==> flow/design.v <==
module apb_slave (
	input  wire sys_clk,
	input  wire sys_rst_n,
	input  wire tim_psel,
	input  wire tim_penable,
	input  wire tim_pwrite,
	output wire tim_pready,
	output wire wr_en,
	output wire rd_en
);
	reg  apb_access;
	wire apb_access_pre;
	assign wr_en          = tim_pready  & tim_pwrite;
	assign rd_en          = tim_pready  & ~tim_pwrite;
	assign tim_pready     = apb_access  & tim_penable;
	assign apb_access_pre = tim_penable & tim_psel;
	always @(posedge sys_clk, negedge sys_rst_n) begin
		if (!sys_rst_n) begin
			apb_access <= 1'b0;
		end else begin
			apb_access <= apb_access_pre;
		end
	end
endmodule
module counter (
	input  wire sys_clk,
	input  wire sys_rst_n,
	input  wire timer_en,
	input  wire div_en,
	input  wire [3:0]  div_val,
	input  wire [63:0] cnt_tdr,
	input  wire cnt_tdr_en,
	input  wire cnt_clr,
	input  wire timer_en_nedge,
	input  wire halt_en,
	output reg  [63:0] count,
	output reg  cnt_update
);
	reg  [63:0] cnt_pre;
	wire cnt_en;
	wire pulse;
	reg  [7:0]  sub_cnt;
	wire [7:0]  sub_cnt_pre;
	reg  [7:0]  sub_cnt_cmp;
	wire sub_cnt_clr;
	wire sub_cnt_en;
	assign cnt_en = ~halt_en && timer_en && (!div_en || (div_val==0) || pulse );
	always @(posedge sys_clk, negedge sys_rst_n) begin
		if (!sys_rst_n) begin
			cnt_update <= 1'b0;
		end else begin
			cnt_update <= cnt_en;
		end
	end
	always @(*) begin
		if( ((cnt_clr & cnt_en) | timer_en_nedge) & (~halt_en) ) begin
			cnt_pre = 64'h0;
		end else begin
			if (cnt_tdr_en) begin
				cnt_pre = cnt_tdr;
			end else begin
				if (cnt_en) begin
					cnt_pre = count + 1;
				end else begin
					cnt_pre = count;
				end
			end
		end
	end
	always @(posedge sys_clk, negedge sys_rst_n) begin
		if (!sys_rst_n) begin
			count <= 64'b0;
		end else begin
			count <= cnt_pre;
		end
	end
	always @(*) begin
		case (div_val)
			4'h0: sub_cnt_cmp = 8'd0;
			4'h2: sub_cnt_cmp = 8'd3;
			4'h3: sub_cnt_cmp = 8'd7;
			4'h4: sub_cnt_cmp = 8'd15;
			4'h5: sub_cnt_cmp = 8'd31;
			4'h6: sub_cnt_cmp = 8'd63;
			4'h7: sub_cnt_cmp = 8'd127;
			4'h8: sub_cnt_cmp = 8'd255;
			default: sub_cnt_cmp = 8'd1;
		endcase
	end
	assign pulse       = sub_cnt == sub_cnt_cmp;
	assign sub_cnt_pre = sub_cnt_clr ? 8'h0 : sub_cnt_en ? sub_cnt+1 : sub_cnt;
	assign sub_cnt_clr = ~halt_en & (~timer_en | ~div_en | pulse);
	assign sub_cnt_en  = ~halt_en & timer_en & div_en & (div_val!=0);
	always @(posedge sys_clk, negedge sys_rst_n) begin
		if (!sys_rst_n) begin
			sub_cnt <= 8'b0;
		end else begin
			sub_cnt <= sub_cnt_pre;
		end
	end
endmodule
module register (
	input  wire sys_clk,
	input  wire sys_rst_n,
	input  wire wr_en,
	input  wire rd_en,
	input  wire [11:0] tim_paddr,
	input  wire [31:0] tim_pwdata,
	input  wire [3:0]  tim_pstrb,
	output reg  [31:0] tim_prdata,
	output wire tim_pslverr,
	output wire tim_int,
	input  wire dbg_mode,
	input  wire cnt_update,
	input  wire [63:0] count,
	output wire timer_en,
	output wire div_en,
	output wire [3:0]  div_val,
	output wire [63:0] cnt_tdr,
	output wire cnt_tdr_en,
	output wire cnt_clr,
	output wire timer_en_nedge,
	output wire halt_en
);
	reg  [31:0] TCR_reg;
	reg  [31:0] TDR0_reg;
	reg  [31:0] TDR1_reg;
	reg  [31:0] TCMP0_reg;
	reg  [31:0] TCMP1_reg;
	reg  [31:0] TIER_reg;
	reg  [31:0] TISR_reg;
	reg  [31:0] THCSR_reg;
	wire [5:0]  TCR_pre;
	reg  [31:0] TDR0_pre;
	reg  [31:0] TDR1_pre;
	wire [31:0] TCMP0_pre;
	wire [31:0] TCMP1_pre;
	wire THCSR_pre;
	wire TIER_pre;
	wire TISR_pre;
	wire TCR_sel0;
	wire TCR_sel1;
	wire TDR0_sel;
	wire TDR1_sel;
	wire TCMP0_sel;
	wire TCMP1_sel;
	wire TIER_sel;
	wire TISR_clr;
	wire TISR_set;
	wire THCSR_sel;
	wire prohibit_err;
	wire div_en_err;
	wire div_val_err;
	reg  timer_en_next;
	function [31:0] strobe_merge;
		input [3:0]  pstrb;
		input [31:0] pwdata;
		input [31:0] data_reg;
		reg   [31:0] mask;
		begin
			mask = {{8{pstrb[3]}},
				{8{pstrb[2]}},
				{8{pstrb[1]}},
				{8{pstrb[0]}}};
			strobe_merge = (pwdata & mask) | (data_reg & (~mask));
		end
	endfunction
	assign timer_en    = TCR_reg[0];
	assign div_en      = TCR_reg[1];
	assign div_val     = TCR_reg[11:8];
	assign cnt_tdr     = {TDR1_pre,TDR0_pre};
	assign cnt_tdr_en  = TDR0_sel | TDR1_sel;
	assign cnt_clr     = TISR_set;
	assign halt_en     = dbg_mode & THCSR_reg[0];
	assign tim_int     = TIER_reg[0] & TISR_reg[0];
	assign div_en_err  = TCR_sel0 & TCR_reg[0] & (TCR_reg[1] !== tim_pwdata[1]);
	assign div_val_err = TCR_sel1 & TCR_reg[0] & (TCR_reg[11:8] !== tim_pwdata[11:8]);
	assign prohibit_err= TCR_sel1 & (tim_pwdata[11:8]>4'h8);
	assign tim_pslverr = div_en_err | div_val_err | prohibit_err;
	assign TCR_sel0     = wr_en & (tim_paddr === 12'h0) & tim_pstrb[0];
	assign TCR_sel1     = wr_en & (tim_paddr === 12'h0) & tim_pstrb[1];
	assign TCR_pre[1:0] = TCR_sel0 & ~tim_pslverr ? tim_pwdata[1:0]  : TCR_reg[1:0];
	assign TCR_pre[5:2] = TCR_sel1 & ~tim_pslverr ? tim_pwdata[11:8] : TCR_reg[11:8];
	assign timer_en_nedge = timer_en_next & (~timer_en);
	always @(posedge sys_clk, negedge sys_rst_n) begin
		if (!sys_rst_n) begin
			timer_en_next <= 1'b0;
		end else begin
			timer_en_next <= timer_en;
		end
	end
	assign TDR0_sel = wr_en & (tim_paddr === 12'h4);
	always @(*) begin
		if(TDR0_sel) begin
			TDR0_pre = strobe_merge(tim_pstrb,tim_pwdata,TDR0_reg);
		end else begin
			if (timer_en_nedge) begin
				TDR0_pre = 32'h0;
			end else begin
				if (cnt_update) begin
					TDR0_pre = count[31:0];
				end else begin
					TDR0_pre = TDR0_reg;
				end
			end
		end
	end
	assign TDR1_sel  = wr_en & (tim_paddr === 12'h8);
	always @(*) begin
		if(TDR1_sel) begin
			TDR1_pre = strobe_merge(tim_pstrb,tim_pwdata,TDR1_reg);
		end else begin
			if (timer_en_nedge) begin
				TDR1_pre = 32'h0;
			end else begin
				if (cnt_update) begin
					TDR1_pre = count[63:32];
				end else begin
					TDR1_pre = TDR1_reg;
				end
			end
		end
	end
	assign TCMP0_sel = wr_en & (tim_paddr === 12'hC);
	assign TCMP0_pre = TCMP0_sel ? strobe_merge(tim_pstrb,tim_pwdata,TCMP0_reg) : TCMP0_reg;
	assign TCMP1_sel = wr_en & (tim_paddr === 12'h10);
	assign TCMP1_pre = TCMP1_sel ? strobe_merge(tim_pstrb,tim_pwdata,TCMP1_reg) : TCMP1_reg;
	assign TIER_sel  = wr_en & tim_pstrb[0] & (tim_paddr === 12'h14);
	assign TIER_pre  = TIER_sel ? tim_pwdata[0] : TIER_reg[0];
	assign TISR_clr  = wr_en & tim_pstrb[0] & tim_pwdata[0] & (tim_paddr === 12'h18);
	assign TISR_set  = count === {TCMP1_reg,TCMP0_reg};
	assign TISR_pre  = TISR_clr ? 1'b0 : ( TISR_set ? 1'b1 : TISR_reg[0]);
	assign THCSR_sel    = wr_en & tim_pstrb[0] & (tim_paddr === 12'h1C);
	assign THCSR_pre    = THCSR_sel ? tim_pwdata[0] : THCSR_reg[0];
	always @(*) begin
		if (rd_en) begin
			case (tim_paddr)
				12'h00: tim_prdata = TCR_reg;
				12'h04: tim_prdata = TDR0_reg;
				12'h08: tim_prdata = TDR1_reg;
				12'h0C: tim_prdata = TCMP0_reg;
				12'h10: tim_prdata = TCMP1_reg;
				12'h14: tim_prdata = TIER_reg;
				12'h18: tim_prdata = TISR_reg;
				12'h1C: tim_prdata = THCSR_reg;
				default: tim_prdata = 32'h0;
			endcase
		end else begin
			tim_prdata = 32'h0;
		end
	end
	always @(posedge sys_clk, negedge sys_rst_n) begin
		if (!sys_rst_n) begin
			TCR_reg <= 32'h0000_0100;
		end else begin
			TCR_reg[1:0]  <= TCR_pre[1:0];
			TCR_reg[11:8] <= TCR_pre[5:2];
		end
	end
	always @(posedge sys_clk, negedge sys_rst_n) begin
		if (!sys_rst_n) begin
			TDR0_reg <= 32'h0;
		end else begin
			TDR0_reg <= TDR0_pre;
		end
	end
	always @(posedge sys_clk, negedge sys_rst_n) begin
		if (!sys_rst_n) begin
			TDR1_reg <= 32'h0;
		end else begin
			TDR1_reg <= TDR1_pre;
		end
	end
	always @(posedge sys_clk, negedge sys_rst_n) begin
		if (!sys_rst_n) begin
			TCMP0_reg <= 32'hFFFF_FFFF;
		end else begin
			TCMP0_reg <= TCMP0_pre;
		end
	end
	always @(posedge sys_clk, negedge sys_rst_n) begin
		if (!sys_rst_n) begin
			TCMP1_reg <= 32'hFFFF_FFFF;
		end else begin
			TCMP1_reg <= TCMP1_pre;
		end
	end
	always @(posedge sys_clk, negedge sys_rst_n) begin
		if (!sys_rst_n) begin
			TIER_reg <= 32'h0;
		end else begin
			TIER_reg[0] <= TIER_pre;
		end
	end
	always @(posedge sys_clk, negedge sys_rst_n) begin
		if (!sys_rst_n) begin
			TISR_reg <= 32'h0;
		end else begin
			TISR_reg[0] <= TISR_pre;
		end
	end
	always @(posedge sys_clk, negedge sys_rst_n) begin
		if (!sys_rst_n) begin
			THCSR_reg <= 32'h0;
		end else begin
			THCSR_reg[0] <= THCSR_pre;
			THCSR_reg[1] <= dbg_mode & THCSR_reg[0];
		end
	end
endmodule
module timer_top (
	input  wire sys_clk,
	input  wire sys_rst_n,
	input  wire tim_psel,
	input  wire tim_penable,
	input  wire tim_pwrite,
	input  wire [11:0] tim_paddr,
	input  wire [31:0] tim_pwdata,
	input  wire [3:0]  tim_pstrb,
	output wire [31:0] tim_prdata,
	output wire tim_pslverr,
	output wire tim_pready,
	output wire tim_int,
	input  wire dbg_mode
);
	wire wr_en;
	wire rd_en;
	wire timer_en;
	wire div_en;
	wire [3:0]  div_val;
	wire [63:0] cnt_tdr;
	wire cnt_tdr_en;
	wire cnt_clr;
	wire timer_en_nedge;
	wire [63:0] count;
	wire cnt_update;
	wire halt_en;
	apb_slave apb_slave_u(
		.sys_clk        (sys_clk        ),
		.sys_rst_n      (sys_rst_n      ),
		.tim_psel       (tim_psel       ),
		.tim_penable    (tim_penable    ),
		.tim_pwrite     (tim_pwrite     ),
		.tim_pready     (tim_pready     ),
		.wr_en          (wr_en          ),
		.rd_en          (rd_en          )
	);	
	register register_u (
		.sys_clk        (sys_clk        ),
		.sys_rst_n      (sys_rst_n      ),
		.wr_en          (wr_en          ),
		.rd_en          (rd_en          ),
		.tim_paddr      (tim_paddr      ),
		.tim_pwdata     (tim_pwdata     ),
		.tim_prdata     (tim_prdata     ),
		.tim_pstrb      (tim_pstrb      ),
		.tim_pslverr    (tim_pslverr    ),
		.tim_int        (tim_int        ),
		.dbg_mode       (dbg_mode       ),
		.timer_en       (timer_en       ),
		.div_en         (div_en         ),
		.div_val        (div_val        ),
		.cnt_tdr        (cnt_tdr        ),
		.cnt_tdr_en     (cnt_tdr_en     ),	
		.cnt_clr        (cnt_clr        ),
		.timer_en_nedge (timer_en_nedge ),
		.count          (count          ),
		.cnt_update     (cnt_update     ),
		.halt_en        (halt_en        )
	);
	counter counter_u (
		.sys_clk        (sys_clk        ),
		.sys_rst_n      (sys_rst_n      ),
		.timer_en       (timer_en       ),
		.div_en         (div_en         ),
		.div_val        (div_val        ),
		.cnt_tdr        (cnt_tdr        ),
		.cnt_tdr_en     (cnt_tdr_en     ),	
		.timer_en_nedge (timer_en_nedge ),
		.cnt_clr        (cnt_clr        ),
		.count          (count          ),
		.cnt_update     (cnt_update     ),
		.halt_en        (halt_en        )
	);
endmodule
# ---- From RTL to reports: timer_top
# Module timer_top before and after one edit of its RTL, step after step.
# "orig" refers to lines of the RTL above, "edited" to lines of the edited file.
# "change" is "edited" less "orig", of the values as shown; "rel_change_pct" is that difference over "orig", in percent.
# Cell names lack the library's common part.
# A cell with -- has no value.
dict set report design {
  design {timer_top}
  clock_port {sys_clk}
  lib {sky130hd}
  pvt_corner {tt_025C_1v80}
}

# ---- Diff
# The edit as a unified diff against the file above.
# This change comes from a script, not from a designer. The edited design behaves differently; no optimisation was intended.
# begin of diff
@@ -78,5 +78,4 @@
 		case (div_val)
 			4'h0: sub_cnt_cmp = 8'd0;
-			4'h2: sub_cnt_cmp = 8'd3;
 			4'h3: sub_cnt_cmp = 8'd7;
 			4'h4: sub_cnt_cmp = 8'd15;
# end of diff

# ---- Word level
# Yosys after proc, flatten, opt, wreduce and memory -nomap, before mapping. Memory bits, and registers merged into a memory's read port (data or address), are not among the register bits. Print and check cells are not counted. Equal cells are merged and count once.
# Memory sizes are those after Yosys's memory passes, which may raise the word count (mostly to a power of two), join words into wider ones and drop unused or constant bits.
# element orig edited change rel_change_pct
set bits {}
lappend bits {reg_bits 213 213 0 0.00}
lappend bits {romBits 128 0 -128 -100.00}
lappend bits {mem_count 1 0 -1 -100.00}
lappend bits {in_bits 54 54 0 0.00}
lappend bits {output_inout_bits 35 35 0 0.00}
lappend bits {elab_cells 117 123 6 5.13}
# element orig edited change rel_change_pct
set classes {}
lappend classes {add_sub_neg 2 2 0 0.00}
lappend classes {n_cmp 1 1 0 0.00}
lappend classes {equal 19 25 6 31.58}
lappend classes {mux 15 16 1 6.67}
lappend classes {n_logic 53 53 0 0.00}
lappend classes {reduce_logical 11 11 0 0.00}
# element orig edited
set mem_list {}
lappend mem_list {mem_shapes {16 x 8 bit 1R0W} none}
# operator orig edited change rel_change_pct
set ops {}
lappend ops {{4-bit by 3-bit equality test with 1-bit output (second input constant)} 0 4 4 --}
lappend ops {{4-bit by 2-bit equality test with 1-bit output (second input constant)} 0 1 1 --}
lappend ops {{4-bit equality test (second input constant)} 0 1 1 --}
lappend ops {{8-bit parallel mux with 7-bit select} 0 1 1 --}
lappend ops {{1-bit AND} 32 32 0 0.00}
lappend ops {{32-bit two-way mux} 7 7 0 0.00}
lappend ops {{1-bit OR} 6 6 0 0.00}
lappend ops {{32-bit AND} 5 5 0 0.00}
lappend ops {{1-bit inverter} 5 5 0 0.00}
lappend ops {{12-bit by 5-bit equality test with 1-bit output (second input constant)} 4 4 0 0.00}
lappend ops {{12-bit by 5-bit === test with 1-bit output (second input constant)} 4 4 0 0.00}
lappend ops {{32-bit OR} 4 4 0 0.00}
lappend ops {{64-bit two-way mux} 3 3 0 0.00}
lappend ops {{12-bit by 4-bit equality test with 1-bit output (second input constant)} 2 2 0 0.00}
lappend ops {{12-bit by 4-bit === test with 1-bit output (second input constant)} 2 2 0 0.00}
lappend ops {{1-bit logical AND} 2 2 0 0.00}
lappend ops {{1-bit logical OR} 2 2 0 0.00}
lappend ops {{1-bit two-way mux} 2 2 0 0.00}
lappend ops {{8-bit two-way mux} 2 2 0 0.00}
lappend ops {{2-bit nonzero test} 2 2 0 0.00}
lappend ops {{64-bit by 1-bit adder with 64-bit output (second input constant)} 1 1 0 0.00}
lappend ops {{8-bit by 1-bit adder with 8-bit output (second input constant)} 1 1 0 0.00}
lappend ops {{12-bit by 3-bit equality test with 1-bit output (second input constant)} 1 1 0 0.00}
lappend ops {{8-bit equality test} 1 1 0 0.00}
lappend ops {{12-bit by 1-bit === test with 1-bit output (second input constant)} 1 1 0 0.00}
lappend ops {{12-bit by 3-bit === test with 1-bit output (second input constant)} 1 1 0 0.00}
lappend ops {{64-bit === test} 1 1 0 0.00}
lappend ops {{4-bit greater-than comparator (second input constant)} 1 1 0 0.00}
# Not every row of either side is listed.

# ---- Longest topological paths
# Depth = most cells in a row (Yosys ltp): at word level without a register or memory, in the mapped netlist without a sequential cell, where the memories' decode and read muxes count.
# element orig edited change rel_change_pct
set logic_depth {}
lappend logic_depth {word_depth 10 10 0 0.00}
lappend logic_depth {abc_area 0 0 -- --}
lappend logic_depth {mapped_depth 12 10 -2 -16.67}
lappend logic_depth {ltp_nobuf 8 8 0 0.00}

# ---- Mapped cells and area
# The flow's flattened synthesis, as Yosys stat reports it; memories are mapped. The netlist is that of the ABC_AREA named above (0 if unset); the other value can give another one.
# type orig edited change rel_change_pct
set by_type {}
lappend by_type {mux2_1 27 0 -27 -100.00}
lappend by_type {mux2_2 109 133 24 22.02}
lappend by_type {o21ai_0 45 22 -23 -51.11}
lappend by_type {a21oi_1 109 131 22 20.18}
lappend by_type {a21oi_2 1 22 21 2100.00}
lappend by_type {o22ai_1 1 21 20 2000.00}
lappend by_type {buf_2 9 28 19 211.11}
lappend by_type {nand4_1 12 30 18 150.00}
lappend by_type {nor3_1 16 33 17 106.25}
lappend by_type {nor2_1 79 63 -16 -20.25}
lappend by_type {o21ai_1 16 0 -16 -100.00}
lappend by_type {nor4_2 19 4 -15 -78.95}
lappend by_type {nor3_2 17 5 -12 -70.59}
lappend by_type {nand2_1 55 44 -11 -20.00}
lappend by_type {o211a_1 0 11 11 --}
lappend by_type {xnor2_1 58 50 -8 -13.79}
lappend by_type {nand3_1 54 46 -8 -14.81}
lappend by_type {nor4_1 24 32 8 33.33}
# Not every row of either side is listed.
# element orig edited change rel_change_pct
set synth_totals {}
lappend synth_totals {cell_count 1310 1333 23 1.76}
lappend synth_totals {yosys_area_mm2 0.0133215 0.0133991 0.0000776 0.58}
lappend synth_totals {sequential_area_mm2 0.0054114 0.0054114 0.0000000 0.00}
lappend synth_totals {ff_cells 213 213 0 0.00}
# The figures by module come from a second, unflattened synthesis with its own total; it is not the netlist above.
# element orig edited change rel_change_pct
set hier_totals {}
lappend hier_totals {hier_cells 1417 1391 -26 -1.83}
lappend hier_totals {hier_area_mm2 0.0133253 0.0134329 0.0001076 0.81}
# Rows give one instance, submodules left out.
# module n_inst cells area_mm2
set by_module_orig {}
lappend by_module_orig {register 1 859 0.008627}
lappend by_module_orig {counter 1 553 0.0046432}
lappend by_module_orig {apb_slave 1 5 0.0000551}
lappend by_module_orig {timer_top 1 0 0}
# module n_inst cells area_mm2
set by_module_edited {}
lappend by_module_edited {register 1 859 0.008627}
lappend by_module_edited {counter 1 527 0.0047508}
lappend by_module_edited {apb_slave 1 5 0.0000551}
lappend by_module_edited {timer_top 1 0 0}

# ---- Timing after synthesis
# Path of least setup slack by OpenSTA after synthesis, without wires, with an ideal clock, recovery checks aside; 20% of the period is set as input and as output delay. Where synthesis merged equal registers, the netlist keeps one of their names.
# element orig edited change rel_change_pct
set synth_path {}
lappend synth_path {path_kind {input port to output port} {input port to output port} -- --}
lappend synth_path {startpoint {input port tim_paddr[7]} {input port tim_paddr[9]} -- --}
lappend synth_path {endpoint {output port tim_prdata[25]} {output port tim_prdata[12]} -- --}
lappend synth_path {clock_period_ps 6500 6500 0 0.00}
lappend synth_path {input_delay_ps 1300 1300 0 0.00}
lappend synth_path {output_delay_ps 1300 1300 0 0.00}
lappend synth_path {launch_ps 1300 1300 0 0.00}
lappend synth_path {arrival_time_ps 3113 3274 161 5.17}
lappend synth_path {required_ps 5200 5200 0 0.00}
lappend synth_path {slack_ps 2087 1926 -161 --}
lappend synth_path {delay_ps 1813 1974 161 8.88}
lappend synth_path {driving_pins 6 7 1 16.67}
lappend synth_path {synth_period_reached_ps 4413 4574 161 3.65}
# "delay_ps" is the arrival time less input delay plus setup time.
# A path that ends at an output port has no setup time.
# "driving_pins": output pins that drive a net of the path, with the launching flip-flop's if there is one; two outputs of one cell count as two.
# "synth_period_reached_ps" is the clock period less the worst setup slack; recovery checks do not enter. This is arithmetic on one report: input and output delays are still those of the set period (20% each).
# Between the ends stands the longest chain of elaborated cells between them, by number of cells; it is not shown to be the way that was timed. Of several equally long chains one is given.
# A line is the first line of the expression or statement that the cell stems from. Yosys adds cells for indexed reads and writes and turns some case tables into memories.
dict set report synth_via_orig {
  path_cell_list {nor4_1 > nand3_1 > nor3_1 > clkbuf_1 > a22oi_1 > a21oi_1}
  elab_chain_cells 3
}
# element line_no
set synth_lines_orig {}
lappend synth_lines_orig {{start: declaration} 317} ;# input wire [11:0] tim_paddr,
lappend synth_lines_orig {{12-bit by 5-bit equality test with 1-bit output} 237} ;# case (tim_paddr)
lappend synth_lines_orig {{32-bit parallel mux with 8-bit select} 237}
lappend synth_lines_orig {{32-bit two-way mux} 236} ;# if (rd_en) begin
lappend synth_lines_orig {{end: declaration} 320} ;# output wire [31:0] tim_prdata,
dict set report synth_via_edited {
  path_cell_list {or4_1 > or3_1 > buf_4 > nor2_1 > clkbuf_1 > a22oi_1 > a21oi_1}
  elab_chain_cells 3
}
# element line_no
set synth_lines_edited {}
lappend synth_lines_edited {{start: declaration} 316} ;# input wire [11:0] tim_paddr,
lappend synth_lines_edited {{12-bit by 5-bit equality test with 1-bit output} 236} ;# case (tim_paddr)
lappend synth_lines_edited {{32-bit parallel mux with 8-bit select} 236}
lappend synth_lines_edited {{32-bit two-way mux} 235} ;# if (rd_en) begin
lappend synth_lines_edited {{end: declaration} 319} ;# output wire [31:0] tim_prdata,

# ---- Path in the finished layout
# Path of least setup slack in the final report of the runs of pair 1 (OpenROAD, finished layout, wires in). Where an end is a register, its clock arrival counts in the times.
# The path's times are printed in steps of 10 ps; the period is the one set.
# element orig edited change rel_change_pct
set layout_path {}
lappend layout_path {path_kind {input port to output port} {input port to output port} -- --}
lappend layout_path {startpoint {input port tim_paddr[7]} {input port tim_paddr[9]} -- --}
lappend layout_path {endpoint {output port tim_prdata[21]} {output port tim_prdata[7]} -- --}
lappend layout_path {clock_period_ps 6500 6500 0 0.00}
lappend layout_path {input_delay_ps 1300 1300 0 0.00}
lappend layout_path {output_delay_ps 1300 1300 0 0.00}
lappend layout_path {launch_ps 1300 1300 0 0.00}
lappend layout_path {arrival_time_ps 4350 4580 230 5.29}
lappend layout_path {required_ps 5200 5200 0 0.00}
lappend layout_path {slack_ps 850 620 -230 --}
lappend layout_path {driving_pins 6 8 2 33.33}
# Between the ends stands the longest chain of elaborated cells between them, by number of cells; it is not shown to be the way that was timed. Of several equally long chains one is given.
dict set report layout_via_orig {
  path_cell_list {clkdlybuf4s50_1 > nor4_1 > nand3_1 > or3b_2 > a21oi_1 > clkdlybuf4s50_1}
  elab_chain_cells 3
}
# element line_no
set layout_lines_orig {}
lappend layout_lines_orig {{start: declaration} 317} ;# input wire [11:0] tim_paddr,
lappend layout_lines_orig {{12-bit by 5-bit equality test with 1-bit output} 237} ;# case (tim_paddr)
lappend layout_lines_orig {{32-bit parallel mux with 8-bit select} 237}
lappend layout_lines_orig {{32-bit two-way mux} 236} ;# if (rd_en) begin
lappend layout_lines_orig {{end: declaration} 320} ;# output wire [31:0] tim_prdata,
dict set report layout_via_edited {
  path_cell_list {clkdlybuf4s50_1 > or4_1 > or3_1 > nor2_2 > buf_4 > a22oi_1 > a21oi_1 > clkdlybuf4s50_1}
  elab_chain_cells 3
}
# element line_no
set layout_lines_edited {}
lappend layout_lines_edited {{start: declaration} 316} ;# input wire [11:0] tim_paddr,
lappend layout_lines_edited {{12-bit by 5-bit equality test with 1-bit output} 236} ;# case (tim_paddr)
lappend layout_lines_edited {{32-bit parallel mux with 8-bit select} 236}
lappend layout_lines_edited {{32-bit two-way mux} 235} ;# if (rd_en) begin
lappend layout_lines_edited {{end: declaration} 319} ;# output wire [31:0] tim_prdata,

# ---- Flow runs
# Both versions went through the flow (Yosys, OpenROAD) with the same settings in each pair. Constraints: input delay and output delay 20% of the set period each, output load 0.01 pF.
dict set report settings_pair_1 {
  CORE_UTILIZATION 40
  PLACE_DENSITY 0.6
  period_ns 6.5
  CAP_MARGIN 20
  CORE_MARGIN 2
  SLEW_MARGIN 20
}
# element orig edited change rel_change_pct
set measured_pair_1 {}
lappend measured_pair_1 {synthArea_mm2 0.0133215 0.0133991 0.0000776 0.58}
lappend measured_pair_1 {final_die_area_mm2 0.0347804 0.0349784 0.0001980 0.57}
lappend measured_pair_1 {layout_stdcell_area_mm2 0.0153785 0.0154686 0.0000901 0.59}
lappend measured_pair_1 {layout_utilization_pct 47.0 46.5 -0.5 --}
lappend measured_pair_1 {setup_worst_slack_ps 853 618 -235 --}
lappend measured_pair_1 {setup_tns_ps 0 0 0 --}
lappend measured_pair_1 {final_hold_ws_ps 522 528 6 --}
lappend measured_pair_1 {totalPower_w 0.002876 0.003029 0.000153 5.32}
lappend measured_pair_1 {timing.achieved_period_ps 5647 5882 235 4.16}
dict set report settings_pair_2 {
  CAP_MARGIN 40
  CELL_PAD_IN_SITES_DETAIL_PLACEMENT 0
  CORE_ASPECT_RATIO 0.87
  CORE_MARGIN 8
  CORE_UTILIZATION 43
  CTS_CLUSTER_DIAMETER 128
  CTS_CLUSTER_SIZE 68
  MAX_ROUTING_LAYER {met5}
  PLACE_DENSITY 0.42
  period_ns 7.68
  SLEW_MARGIN 20
}
# element orig edited change rel_change_pct
set measured_pair_2 {}
lappend measured_pair_2 {synthArea_mm2 0.0133215 0.0133991 0.0000776 0.58}
lappend measured_pair_2 {final_die_area_mm2 0.0368817 0.0370793 0.0001976 0.54}
lappend measured_pair_2 {layout_stdcell_area_mm2 0.0150407 0.014903 -0.0001377 -0.92}
lappend measured_pair_2 {layout_utilization_pct 49.0 48.4 -0.6 --}
lappend measured_pair_2 {setup_worst_slack_ps 1540 959 -581 --}
lappend measured_pair_2 {setup_tns_ps 0 0 0 --}
lappend measured_pair_2 {final_hold_ws_ps 573 561 -12 --}
lappend measured_pair_2 {totalPower_w 0.001976 0.001885 -0.000091 -4.61}
lappend measured_pair_2 {timing.achieved_period_ps 6140 6721 581 9.46}
# "timing.achieved_period_ps" means the clock period less the worst setup slack. The figure is calculated, with input and output delays left at 20% of the set period.
# "totalPower_w" rests on the timing tool's default activity at the inputs, not on a simulated workload.
